==> flow/design.v <==
module JAM (
input CLK,
input RST,
output reg [2:0] W,
output reg [2:0] J,
input [6:0] Cost,
output reg [3:0] MatchCount,
output reg [9:0] MinCost,
output reg Valid );
reg [2:0] n_state;
reg [2:0] c_state;
reg [2:0] max_index;
reg [2:0] max;
reg [2:0] sortlist [0:7];
reg directions [0:7];
reg sortable;
reg [2:0] list_index;
reg [9:0] cost_sum;
reg [9:0] cost_min;
parameter IDLE          = 3'd0,
          CAL_COST      = 3'd1,
          MIN_CONFIRM   = 3'd2,
          MOVE          = 3'd3,
          FIN           = 3'd4
;
always@(posedge CLK or posedge RST) begin
    if (RST) c_state <= IDLE;
    else c_state <= n_state;
end
always@(*) begin
    case(c_state)
        IDLE : n_state = CAL_COST;
        CAL_COST : n_state = (W == 3'd7) ? MIN_CONFIRM : c_state;
        MIN_CONFIRM : n_state = MOVE;
        MOVE : n_state = (sortable == 1'b0) ? FIN : CAL_COST;
        default : n_state = c_state;
    endcase
end
always @(posedge CLK or posedge RST) begin
    if(RST) list_index <= 3'd0;
    else if(n_state == CAL_COST) list_index <= list_index + 3'd1;
    else list_index <= 3'd0;
end
always @(posedge CLK or posedge RST) begin
    if(RST)begin
        sortlist[0] <= 3'd0;
        sortlist[1] <= 3'd1;
        sortlist[2] <= 3'd2;
        sortlist[3] <= 3'd3;
        sortlist[4] <= 3'd4;
        sortlist[5] <= 3'd5;
        sortlist[6] <= 3'd6;
        sortlist[7] <= 3'd7;
    end
    else if(c_state == MOVE && sortable == 1'b1)begin
        if(directions[sortlist[max_index]] == 1'b0)begin
            sortlist[max_index] <= sortlist[max_index-1];
            sortlist[max_index-1] <= sortlist[max_index];
        end
        else if(directions[sortlist[max_index]] == 1'b1)begin
            sortlist[max_index] <= sortlist[max_index+1];
            sortlist[max_index+1] <= sortlist[max_index];
        end
    end
end
always @(posedge CLK or posedge RST) begin
    if(RST)begin
        directions[0] <= 1'b0;
        directions[1] <= 1'b0;
        directions[2] <= 1'b0;
        directions[3] <= 1'b0;
        directions[4] <= 1'b0;
        directions[5] <= 1'b0;
        directions[6] <= 1'b0;
        directions[7] <= 1'b0;
    end
    else if(c_state == MOVE && sortable == 1'b1)begin
        directions[sortlist[0]] <= (sortlist[max_index] < sortlist[0]) ? ~directions[sortlist[0]] : directions[sortlist[0]];
        directions[sortlist[1]] <= (sortlist[max_index] < sortlist[1]) ? ~directions[sortlist[1]] : directions[sortlist[1]];
        directions[sortlist[2]] <= (sortlist[max_index] < sortlist[2]) ? ~directions[sortlist[2]] : directions[sortlist[2]];
        directions[sortlist[3]] <= (sortlist[max_index] < sortlist[3]) ? ~directions[sortlist[3]] : directions[sortlist[3]];
        directions[sortlist[4]] <= (sortlist[max_index] < sortlist[4]) ? ~directions[sortlist[4]] : directions[sortlist[4]];
        directions[sortlist[5]] <= (sortlist[max_index] < sortlist[5]) ? ~directions[sortlist[5]] : directions[sortlist[5]];
        directions[sortlist[6]] <= (sortlist[max_index] < sortlist[6]) ? ~directions[sortlist[6]] : directions[sortlist[6]];
        directions[sortlist[7]] <= (sortlist[max_index] < sortlist[7]) ? ~directions[sortlist[7]] : directions[sortlist[7]];
    end
end
always @(*) begin
    begin
        max_index = 3'd0;
        max = 3'd0;
        if(max < sortlist[0] && (directions[sortlist[0]] == 1'b1 && sortlist[0] > sortlist[1]))begin
            max = sortlist[0];
            max_index = 3'd0;
        end
        if(max < sortlist[1] &&((directions[sortlist[1]] == 1'b0 && sortlist[1] > sortlist[0])||(directions[sortlist[1]] == 1'b1 && sortlist[1] > sortlist[2])))begin
            max = sortlist[1];
            max_index = 3'd1;
        end
        if(max < sortlist[2] &&((directions[sortlist[2]] == 1'b0 && sortlist[2] > sortlist[1])||(directions[sortlist[2]] == 1'b1 && sortlist[2] > sortlist[3])))begin
            max = sortlist[2];
            max_index = 3'd2;
        end
        if(max < sortlist[3] &&((directions[sortlist[3]] == 1'b0 && sortlist[3] > sortlist[2])||(directions[sortlist[3]] == 1'b1 && sortlist[3] > sortlist[4])))begin
            max = sortlist[3];
            max_index = 3'd3;
        end
        if(max < sortlist[4] &&((directions[sortlist[4]] == 1'b0 && sortlist[4] > sortlist[3])||(directions[sortlist[4]] == 1'b1 && sortlist[4] > sortlist[5])))begin
            max = sortlist[4];
            max_index = 3'd4;
        end
        if(max < sortlist[5] &&((directions[sortlist[5]] == 1'b0 && sortlist[5] > sortlist[4])||(directions[sortlist[5]] == 1'b1 && sortlist[5] > sortlist[6])))begin
            max = sortlist[5];
            max_index = 3'd5;
        end
        if(max < sortlist[6] &&((directions[sortlist[6]] == 1'b0 && sortlist[6] > sortlist[5])||(directions[sortlist[6]] == 1'b1 && sortlist[6] > sortlist[7])))begin
            max = sortlist[6];
            max_index = 3'd6;
        end
        if(max < sortlist[7] &&((directions[sortlist[7]] == 1'b0 && sortlist[7] > sortlist[6])))begin
            max = sortlist[7];
            max_index = 3'd7;
        end
    end
end
always @(*) begin
    sortable = 1'b0;
    sortable = ( directions[sortlist[0]] == 1'b1 && sortlist[0] > sortlist[1]) ? 1'b1 : sortable;
    sortable = ((directions[sortlist[1]] == 1'b0 && sortlist[1] > sortlist[0])||(directions[sortlist[1]] == 1'b1 && sortlist[1] > sortlist[2])) ? 1'b1 : sortable;
    sortable = ((directions[sortlist[2]] == 1'b0 && sortlist[2] > sortlist[1])||(directions[sortlist[2]] == 1'b1 && sortlist[2] > sortlist[3])) ? 1'b1 : sortable;
    sortable = ((directions[sortlist[3]] == 1'b0 && sortlist[3] > sortlist[2])||(directions[sortlist[3]] == 1'b1 && sortlist[3] > sortlist[4])) ? 1'b1 : sortable;
    sortable = ((directions[sortlist[4]] == 1'b0 && sortlist[4] > sortlist[3])||(directions[sortlist[4]] == 1'b1 && sortlist[4] > sortlist[5])) ? 1'b1 : sortable;
    sortable = ((directions[sortlist[5]] == 1'b0 && sortlist[5] > sortlist[4])||(directions[sortlist[5]] == 1'b1 && sortlist[5] > sortlist[6])) ? 1'b1 : sortable;
    sortable = ((directions[sortlist[6]] == 1'b0 && sortlist[6] > sortlist[5])||(directions[sortlist[6]] == 1'b1 && sortlist[6] > sortlist[7])) ? 1'b1 : sortable;
    sortable = ( directions[sortlist[7]] == 1'b0 && sortlist[7] > sortlist[6]) ? 1'b1 : sortable;
end
always @(posedge CLK or posedge RST) begin
    if(RST) W <= 3'd0;
    else if(c_state == CAL_COST) W <= list_index;
end
always @(*) begin
    J = sortlist[W];
end
always @(posedge CLK or posedge RST) begin
    if(RST) cost_sum <= 10'd0;
    else if(c_state == CAL_COST) cost_sum <= cost_sum + Cost;
    else cost_sum <= 10'd0;
end
always @(posedge CLK or posedge RST) begin
    if(RST) cost_min <= 10'd1023;
    else if(c_state == MIN_CONFIRM) cost_min <= (cost_min > cost_sum) ? cost_sum : cost_min;
end
always @(posedge CLK or posedge RST) begin
    if(RST) MinCost <= 10'd0;
    else if(c_state == FIN) MinCost <= cost_min;
end
always @(posedge CLK or posedge RST) begin
    if(RST) MatchCount <= 4'd0;
    else if(c_state == MIN_CONFIRM)begin
        if(cost_min > cost_sum) MatchCount <= 4'd1;
        else if(cost_min == cost_sum) MatchCount <= MatchCount + 4'd1;
    end
end
always @(posedge CLK or posedge RST) begin
    if(RST) Valid <= 1'b0;
    else if(c_state == FIN) Valid <= 1'b1;
end
endmodule
# ---- Tool chain data of JAM
# Tool output for the design above, in the order of the flow.
# Line numbers count from 1 in the design file above.
# Cell names lack the library's common part.
# The mark - stands for no value.
dict set report design {
  top_module {JAM}
  clk_port {CLK}
  lib {sky130hd}
  corner {tt_025C_1v80}
}

# ---- Word level
# Source: Yosys, flattened and elaborated. Widths are those after wreduce. Registers that Yosys merges into a memory's read port (data or address) are not register bits. Print and check cells do not count. Equal cells are merged and count once.
dict set report bits {
  input_bits 9
  out_inout_bits 21
  elab_cells 452
  ff_bits 76
}
dict set report classes {
  eq_ne 113
  n_mux 185
  n_reduce_logical 79
  n_logic 15
  add_sub_neg 5
  n_cmp 31
}
# op n
set op_table {}
lappend op_table {{3-bit 2-to-1 mux} 67}
lappend op_table {{3-bit equality test with constant B} 57}
lappend op_table {{3-bit parallel mux with 8-bit select} 4}
lappend op_table {{1-bit 2-to-1 mux} 92}
lappend op_table {{3-bit by 2-bit equality test with 1-bit output with constant B} 30}
lappend op_table {{1-bit parallel mux with 8-bit select} 10}
lappend op_table {{8-bit nonzero test} 8}
lappend op_table {{1-bit parallel mux with 7-bit select} 8}
lappend op_table {{3-bit by 1-bit equality test with 1-bit output with constant B} 16}
lappend op_table {{3-bit less-than comparator} 15}
lappend op_table {{3-bit logical NOT} 15}
lappend op_table {{3-bit greater-than comparator} 14}
lappend op_table {{4-bit AND reduction} 8}
lappend op_table {{3-bit nonzero test} 8}
lappend op_table {{1-bit logical AND} 23}
lappend op_table {{3-bit by 1-bit != test with 1-bit output with constant B} 7}
lappend op_table {{2-bit AND reduction} 10}
lappend op_table {{1-bit NOT} 15}
lappend op_table {{3-bit parallel mux with 4-bit select} 1}
lappend op_table {{10-bit greater-than comparator} 1}
lappend op_table {{10-bit equality test} 1}
lappend op_table {{10-bit by 7-bit adder with 10-bit output} 1}
lappend op_table {{10-bit 2-to-1 mux} 1}
lappend op_table {{4-bit 2-to-1 mux} 2}
lappend op_table {{1-bit logical OR} 6}
lappend op_table {{3-bit by 1-bit adder with 3-bit output with constant B} 2}
lappend op_table {{4-bit by 1-bit adder with 4-bit output with constant B} 1}
lappend op_table {{1-bit by 3-bit less-than comparator with 1-bit output with constant A} 1}
# Not listed: further kinds 4, cells in them 4.

# ---- Logic depth
# Depth = most cells in a row (Yosys ltp): at word level without a register or memory, in the mapped netlist without a sequential cell, where the memories' decode and read muxes count.
dict set report depth {
  depth_word 40
  ABC_AREA 0
  depth_mapped 72
}

# ---- After synthesis
# The flow's flattened synthesis, as Yosys stat reports it; memories are mapped. The netlist is that of the ABC_AREA named above (0 if unset); the other value can give another one.
# The area totals of this step are shown rounded.
# type n
set types {}
lappend types {dfrtp_1 55}
lappend types {ha_1 71}
lappend types {dfstp_2 23}
lappend types {mux2_2 40}
lappend types {nand2_1 114}
lappend types {mux2i_1 42}
lappend types {a21oi_1 66}
lappend types {o21ai_0 66}
lappend types {nor2_1 72}
lappend types {nand3_1 50}
lappend types {nor3_1 46}
lappend types {clkbuf_1 50}
lappend types {inv_1 49}
lappend types {a222oi_1 17}
lappend types {a21o_1 21}
lappend types {and2_1 24}
lappend types {nor2b_1 21}
lappend types {nand2b_1 19}
# Other cell types: 75; their cells: 312.
dict set report synth_totals {
  ff_cells 78
  yosys_area_um2 9208
  buffers 69
  stdcells 1158
}

# ---- Worst setup path after synthesis
# Source: OpenSTA report_checks on the synthesized netlist (no wires, ideal clock, input and output delay 20% of the period each), path of least setup slack; recovery checks are left aside. Register names are those of the netlist, which keeps one name where synthesis merged equal registers.
dict set report synth_timing {
  path_kind {flip-flop to flip-flop}
  startpoint {register sortlist[0][2]}
  endpoint {register directions[7]}
  setup_time_ns 0.090
  path_buffers 4
  delay_ns 15.098
  path_stages 69
  setup_slack_ns 0.902
  arrival_time_ns 15.008
  tclk_ns 16.0
  t_required_ns 15.910
  launch_ns 0.000
  period_less_setup_slack_ns 15.098
}
# "delay_ns" is the arrival time less input delay plus setup time.
# "path_stages" counts driving pins, that of a launching flip-flop among them; a cell with two outputs on the path counts twice.
# "period_less_setup_slack_ns" is the clock period less the worst setup slack; recovery checks do not enter. This is arithmetic on one report: input and output delays are still those of the set period (20% each).
# The rows between start and end are the longest chain of elaborated cells between them; the timing report does not say that the signal goes this way. Where chains are equally long, one stands for them.
# Each line given opens the expression or statement behind the cell; cells for indexed reads and writes are added by Yosys, which also makes memories of some case tables.
# At most two assigning lines are given for a register; there are more.
# Where a signal picks the word or bit written, the line may be left out of the assigning lines.
dict set report synth_via {
  cell_sequence {dfrtp_1 > clkbuf_1 > mux2i_1 > o211ai_1 > o21ai_0 > nor2_1 > nor2_1 > a21oi_1 > and3_1 > ha_1 > a21oi_1 > nand3_1 > mux2i_1 > nand2_1 > mux2_2 > ha_1 > o21a_1 > a211oi_1 > [33 not listed] > nand4_1 > a31oi_1 > nor2b_1 > a211oi_4 > nor4_1 > ha_1 > a222oi_1 > a31o_1 > buf_4 > clkinv_1 > ha_1 > nor3_1 > o21ai_0 > nand2_1 > a311oi_1 > a41oi_1 > or4_1 > o221ai_1}
  elab_chain_len 39
  cone_cells 106
  cone_classes {18 x compare; 14 x eq/ne; 50 x mux; 8 x logic; 16 x reduce/logical}
}
# element line
set synth_rtl {}
lappend synth_rtl {{from (decl)} 14} ;# reg [2:0] sortlist [0:7];
lappend synth_rtl {{from (assign)} 57} ;# sortlist[max_index] <= sortlist[max_index-1];
lappend synth_rtl {{from (assign)} 61} ;# sortlist[max_index] <= sortlist[max_index+1];
lappend synth_rtl {{3-bit equality test} 92} ;# if(max < sortlist[0] && (directions[sortlist[0]] == 1'b1 && sortlist[0] > sortlist[1]))begin
lappend synth_rtl {{1-bit parallel mux with 8-bit select} 92}
lappend synth_rtl {{1-bit logical AND x2} 92}
lappend synth_rtl {{3-bit 2-to-1 mux} 92}
lappend synth_rtl {{3-bit less-than comparator} 96} ;# if(max < sortlist[1] &&((directions[sortlist[1]] == 1'b0 && sortlist[1] > sortlist[0])||(directions[sortlist[1 ...
lappend synth_rtl {{1-bit logical AND} 96}
lappend synth_rtl {{3-bit 2-to-1 mux} 96}
lappend synth_rtl {{[24 not listed]} -}
lappend synth_rtl {{1-bit 2-to-1 mux} 79} ;# directions[sortlist[1]] <= (sortlist[max_index] < sortlist[1]) ? ~directions[sortlist[1]] : directions[sortlis ...
lappend synth_rtl {{1-bit 2-to-1 mux} 80} ;# directions[sortlist[2]] <= (sortlist[max_index] < sortlist[2]) ? ~directions[sortlist[2]] : directions[sortlis ...
lappend synth_rtl {{1-bit 2-to-1 mux} 81} ;# directions[sortlist[3]] <= (sortlist[max_index] < sortlist[3]) ? ~directions[sortlist[3]] : directions[sortlis ...
lappend synth_rtl {{1-bit 2-to-1 mux} 82} ;# directions[sortlist[4]] <= (sortlist[max_index] < sortlist[4]) ? ~directions[sortlist[4]] : directions[sortlis ...
lappend synth_rtl {{1-bit 2-to-1 mux} 83} ;# directions[sortlist[5]] <= (sortlist[max_index] < sortlist[5]) ? ~directions[sortlist[5]] : directions[sortlis ...
lappend synth_rtl {{1-bit 2-to-1 mux} 84} ;# directions[sortlist[6]] <= (sortlist[max_index] < sortlist[6]) ? ~directions[sortlist[6]] : directions[sortlis ...
lappend synth_rtl {{1-bit 2-to-1 mux} 85} ;# directions[sortlist[7]] <= (sortlist[max_index] < sortlist[7]) ? ~directions[sortlist[7]] : directions[sortlis ...
lappend synth_rtl {{to (assign)} 84}
lappend synth_rtl {{to (assign)} 85}
lappend synth_rtl {{to (decl)} 15} ;# reg directions [0:7];

# ---- Worst path after layout
# Path of least setup slack in the final report of flow run A (OpenROAD, finished layout, wires in). Where an end is a register, its clock arrival counts in the times.
dict set report layout_timing {
  path_kind {flip-flop to flip-flop}
  startpoint {register sortlist[2][0]}
  endpoint {register sortlist[2][0]}
  path_stages 58
  setup_time_ns 0.07
  arrival_time_ns 14.87
  setup_slack_ns -2.16
  path_buffers 5
  t_required_ns 12.71
  tclk_ns 12.4
  launch_ns 0.38
}
# The rows between start and end are the longest chain of elaborated cells between them; the timing report does not say that the signal goes this way. Where chains are equally long, one stands for them.
# At most two assigning lines are given for a register; there are more.
# Where a signal picks the word or bit written, the line may be left out of the assigning lines.
dict set report layout_via {
  cell_sequence {dfrtp_1 > clkbuf_1 > clkbuf_2 > inv_1 > ha_1 > nand3b_1 > nand3_2 > mux2i_4 > nand2_4 > mux2_4 > ha_4 > o21a_4 > a211oi_4 > a21oi_4 > o21ai_4 > ha_4 > a211o_4 > a211oi_4 > [22 not listed] > buf_8 > a21oi_2 > ha_1 > a21o_1 > a21oi_2 > nand4_1 > a31oi_2 > nor2b_2 > a211oi_4 > nor4_4 > ha_4 > clkbuf_1 > nand2_1 > o221ai_1 > a211o_1 > nor2_1 > a222oi_1 > mux2_4}
  elab_chain_len 37
  cone_cells 118
  cone_classes {2 x add/sub; 10 x compare; 44 x eq/ne; 38 x mux; 1 x logic; 23 x reduce/logical}
}
# element line
set layout_rtl {}
lappend layout_rtl {{from (decl)} 14} ;# reg [2:0] sortlist [0:7];
lappend layout_rtl {{from (assign)} 57} ;# sortlist[max_index] <= sortlist[max_index-1];
lappend layout_rtl {{from (assign)} 61} ;# sortlist[max_index] <= sortlist[max_index+1];
lappend layout_rtl {{3-bit greater-than comparator} 96} ;# if(max < sortlist[1] &&((directions[sortlist[1]] == 1'b0 && sortlist[1] > sortlist[0])||(directions[sortlist[1 ...
lappend layout_rtl {{1-bit logical AND} 96}
lappend layout_rtl {{1-bit logical OR} 96}
lappend layout_rtl {{1-bit logical AND} 96}
lappend layout_rtl {{3-bit 2-to-1 mux} 96}
lappend layout_rtl {{3-bit less-than comparator} 100} ;# if(max < sortlist[2] &&((directions[sortlist[2]] == 1'b0 && sortlist[2] > sortlist[1])||(directions[sortlist[2 ...
lappend layout_rtl {{1-bit logical AND} 100}
lappend layout_rtl {{[23 not listed]} -}
lappend layout_rtl {{3-bit 2-to-1 mux} 55} ;# else if(c_state == MOVE && sortable == 1'b1)begin
lappend layout_rtl {{3-bit equality test} 60} ;# else if(directions[sortlist[max_index]] == 1'b1)begin
lappend layout_rtl {{1-bit parallel mux with 8-bit select} 60}
lappend layout_rtl {{1-bit 2-to-1 mux} 56} ;# if(directions[sortlist[max_index]] == 1'b0)begin
lappend layout_rtl {{1-bit 2-to-1 mux} 55}
lappend layout_rtl {{3-bit 2-to-1 mux} 60}
lappend layout_rtl {{3-bit 2-to-1 mux} 56}
lappend layout_rtl {{to (assign)} 57}
lappend layout_rtl {{to (assign)} 61}
lappend layout_rtl {{to (decl)} 14}

# Settings and measured results of 5 stored flow runs for module JAM (sky130hd), not sorted in any way. The constraints put input and output delay at 20% of the set period each and load the outputs with 0.01 pF.
# By "timing.achieved_period_ns" is meant the clock period of the run minus its worst setup slack. This is arithmetic on one report: input and output delays are still those of the set period (20% each).
# "worst_path_ns" means the part of the period allowed to the worst setup path (the constraints hold back 20% at inputs and 20% at outputs) less its slack; where the path has registers, the arrival times of their clocks count too.
# "final_power_mw" rests on the timing tool's default activity at the inputs, not on a simulated workload.
# The results are shown rounded.
run="flow run A" settings ABC_AREA=0 CELL_PAD_IN_SITES_DETAIL_PLACEMENT=2 CORE_ASPECT_RATIO=0.81 CORE_MARGIN=9 CORE_UTILIZATION=17 CTS_CLUSTER_DIAMETER=328 CTS_CLUSTER_SIZE=95 GPL_ROUTABILITY_DRIVEN=1 GPL_TIMING_DRIVEN=0 HOLD_SLACK_MARGIN=0.05 MIN_ROUTING_LAYER="met2" PLACE_DENSITY_LB_ADDON=0.25 SETUP_SLACK_MARGIN=1.93 SLEW_MARGIN=5 TNS_END_PERCENT=60 period_ns=12.4 CAP_MARGIN=20
run="flow run A" results final_power_mw=0.9135 cell_area_final_um2=13630 timing.achieved_period_ns=14.563 finalUtil_pct=25.6 hold_worst_slack_ns=0.484 ws_setup_ns=-2.163 worst_path_ns=14.56 worst_path_kind="flip-flop to flip-flop" ys_area_um2=9208 design_die_area_um2=62910 fin_tns_ns=-57.23
run="flow run B" settings ABC_AREA=1 CAP_MARGIN=5 CELL_PAD_IN_SITES_DETAIL_PLACEMENT=2 CELL_PAD_IN_SITES_GLOBAL_PLACEMENT=2 CORE_ASPECT_RATIO=0.67 CORE_UTILIZATION=17 CTS_CLUSTER_DIAMETER=285 CTS_CLUSTER_SIZE=53 GPL_ROUTABILITY_DRIVEN=1 MAX_ROUTING_LAYER="met5" MIN_ROUTING_LAYER="met1" PLACE_DENSITY=0.9 SETUP_SLACK_MARGIN=0.09 period_ns=13.4 CORE_MARGIN=2 SLEW_MARGIN=20
run="flow run B" results final_power_mw=0.7606 cell_area_final_um2=10450 timing.achieved_period_ns=12.559 finalUtil_pct=20.1 hold_worst_slack_ns=0.475 ws_setup_ns=0.841 worst_path_ns=12.56 worst_path_kind="flip-flop to flip-flop" ys_area_um2=8994 design_die_area_um2=54800 fin_tns_ns=0.000
run="flow run C" settings ABC_AREA=0 CELL_PAD_IN_SITES_DETAIL_PLACEMENT=0 CORE_ASPECT_RATIO=0.81 CORE_MARGIN=9 CORE_UTILIZATION=17 CTS_CLUSTER_DIAMETER=328 CTS_CLUSTER_SIZE=95 GPL_ROUTABILITY_DRIVEN=1 HOLD_SLACK_MARGIN=0.05 MIN_ROUTING_LAYER="met2" PLACE_DENSITY_LB_ADDON=0.25 SETUP_SLACK_MARGIN=1.93 SLEW_MARGIN=5 TNS_END_PERCENT=80 period_ns=12.4 CAP_MARGIN=20
run="flow run C" results final_power_mw=0.8345 cell_area_final_um2=13960 timing.achieved_period_ns=13.242 finalUtil_pct=26.2 hold_worst_slack_ns=0.471 ws_setup_ns=-0.842 worst_path_ns=13.24 worst_path_kind="flip-flop to flip-flop" ys_area_um2=9208 design_die_area_um2=62910 fin_tns_ns=-22.19
run="flow run D" settings ABC_AREA=1 CELL_PAD_IN_SITES_DETAIL_PLACEMENT=2 CORE_ASPECT_RATIO=0.57 CORE_MARGIN=9 CORE_UTILIZATION=33 CTS_CLUSTER_DIAMETER=79 CTS_CLUSTER_SIZE=61 GPL_ROUTABILITY_DRIVEN=1 MIN_ROUTING_LAYER="met1" PLACE_DENSITY=0.49 SLEW_MARGIN=0 period_ns=8.85 CAP_MARGIN=20
run="flow run D" results final_power_mw=1.287 cell_area_final_um2=13510 timing.achieved_period_ns=11.226 finalUtil_pct=50.6 hold_worst_slack_ns=0.490 ws_setup_ns=-2.376 worst_path_ns=11.23 worst_path_kind="flip-flop to flip-flop" ys_area_um2=8994 design_die_area_um2=33760 fin_tns_ns=-68.15
run="flow run E" settings CORE_UTILIZATION=40 period_ns=16.0 CAP_MARGIN=20 CORE_MARGIN=2 SLEW_MARGIN=20
run="flow run E" results final_power_mw=0.6348 cell_area_final_um2=10320 timing.achieved_period_ns=15.094 finalUtil_pct=45.6 hold_worst_slack_ns=0.449 ws_setup_ns=0.906 worst_path_ns=15.09 worst_path_kind="flip-flop to flip-flop" ys_area_um2=9208 design_die_area_um2=24250 fin_tns_ns=0.000
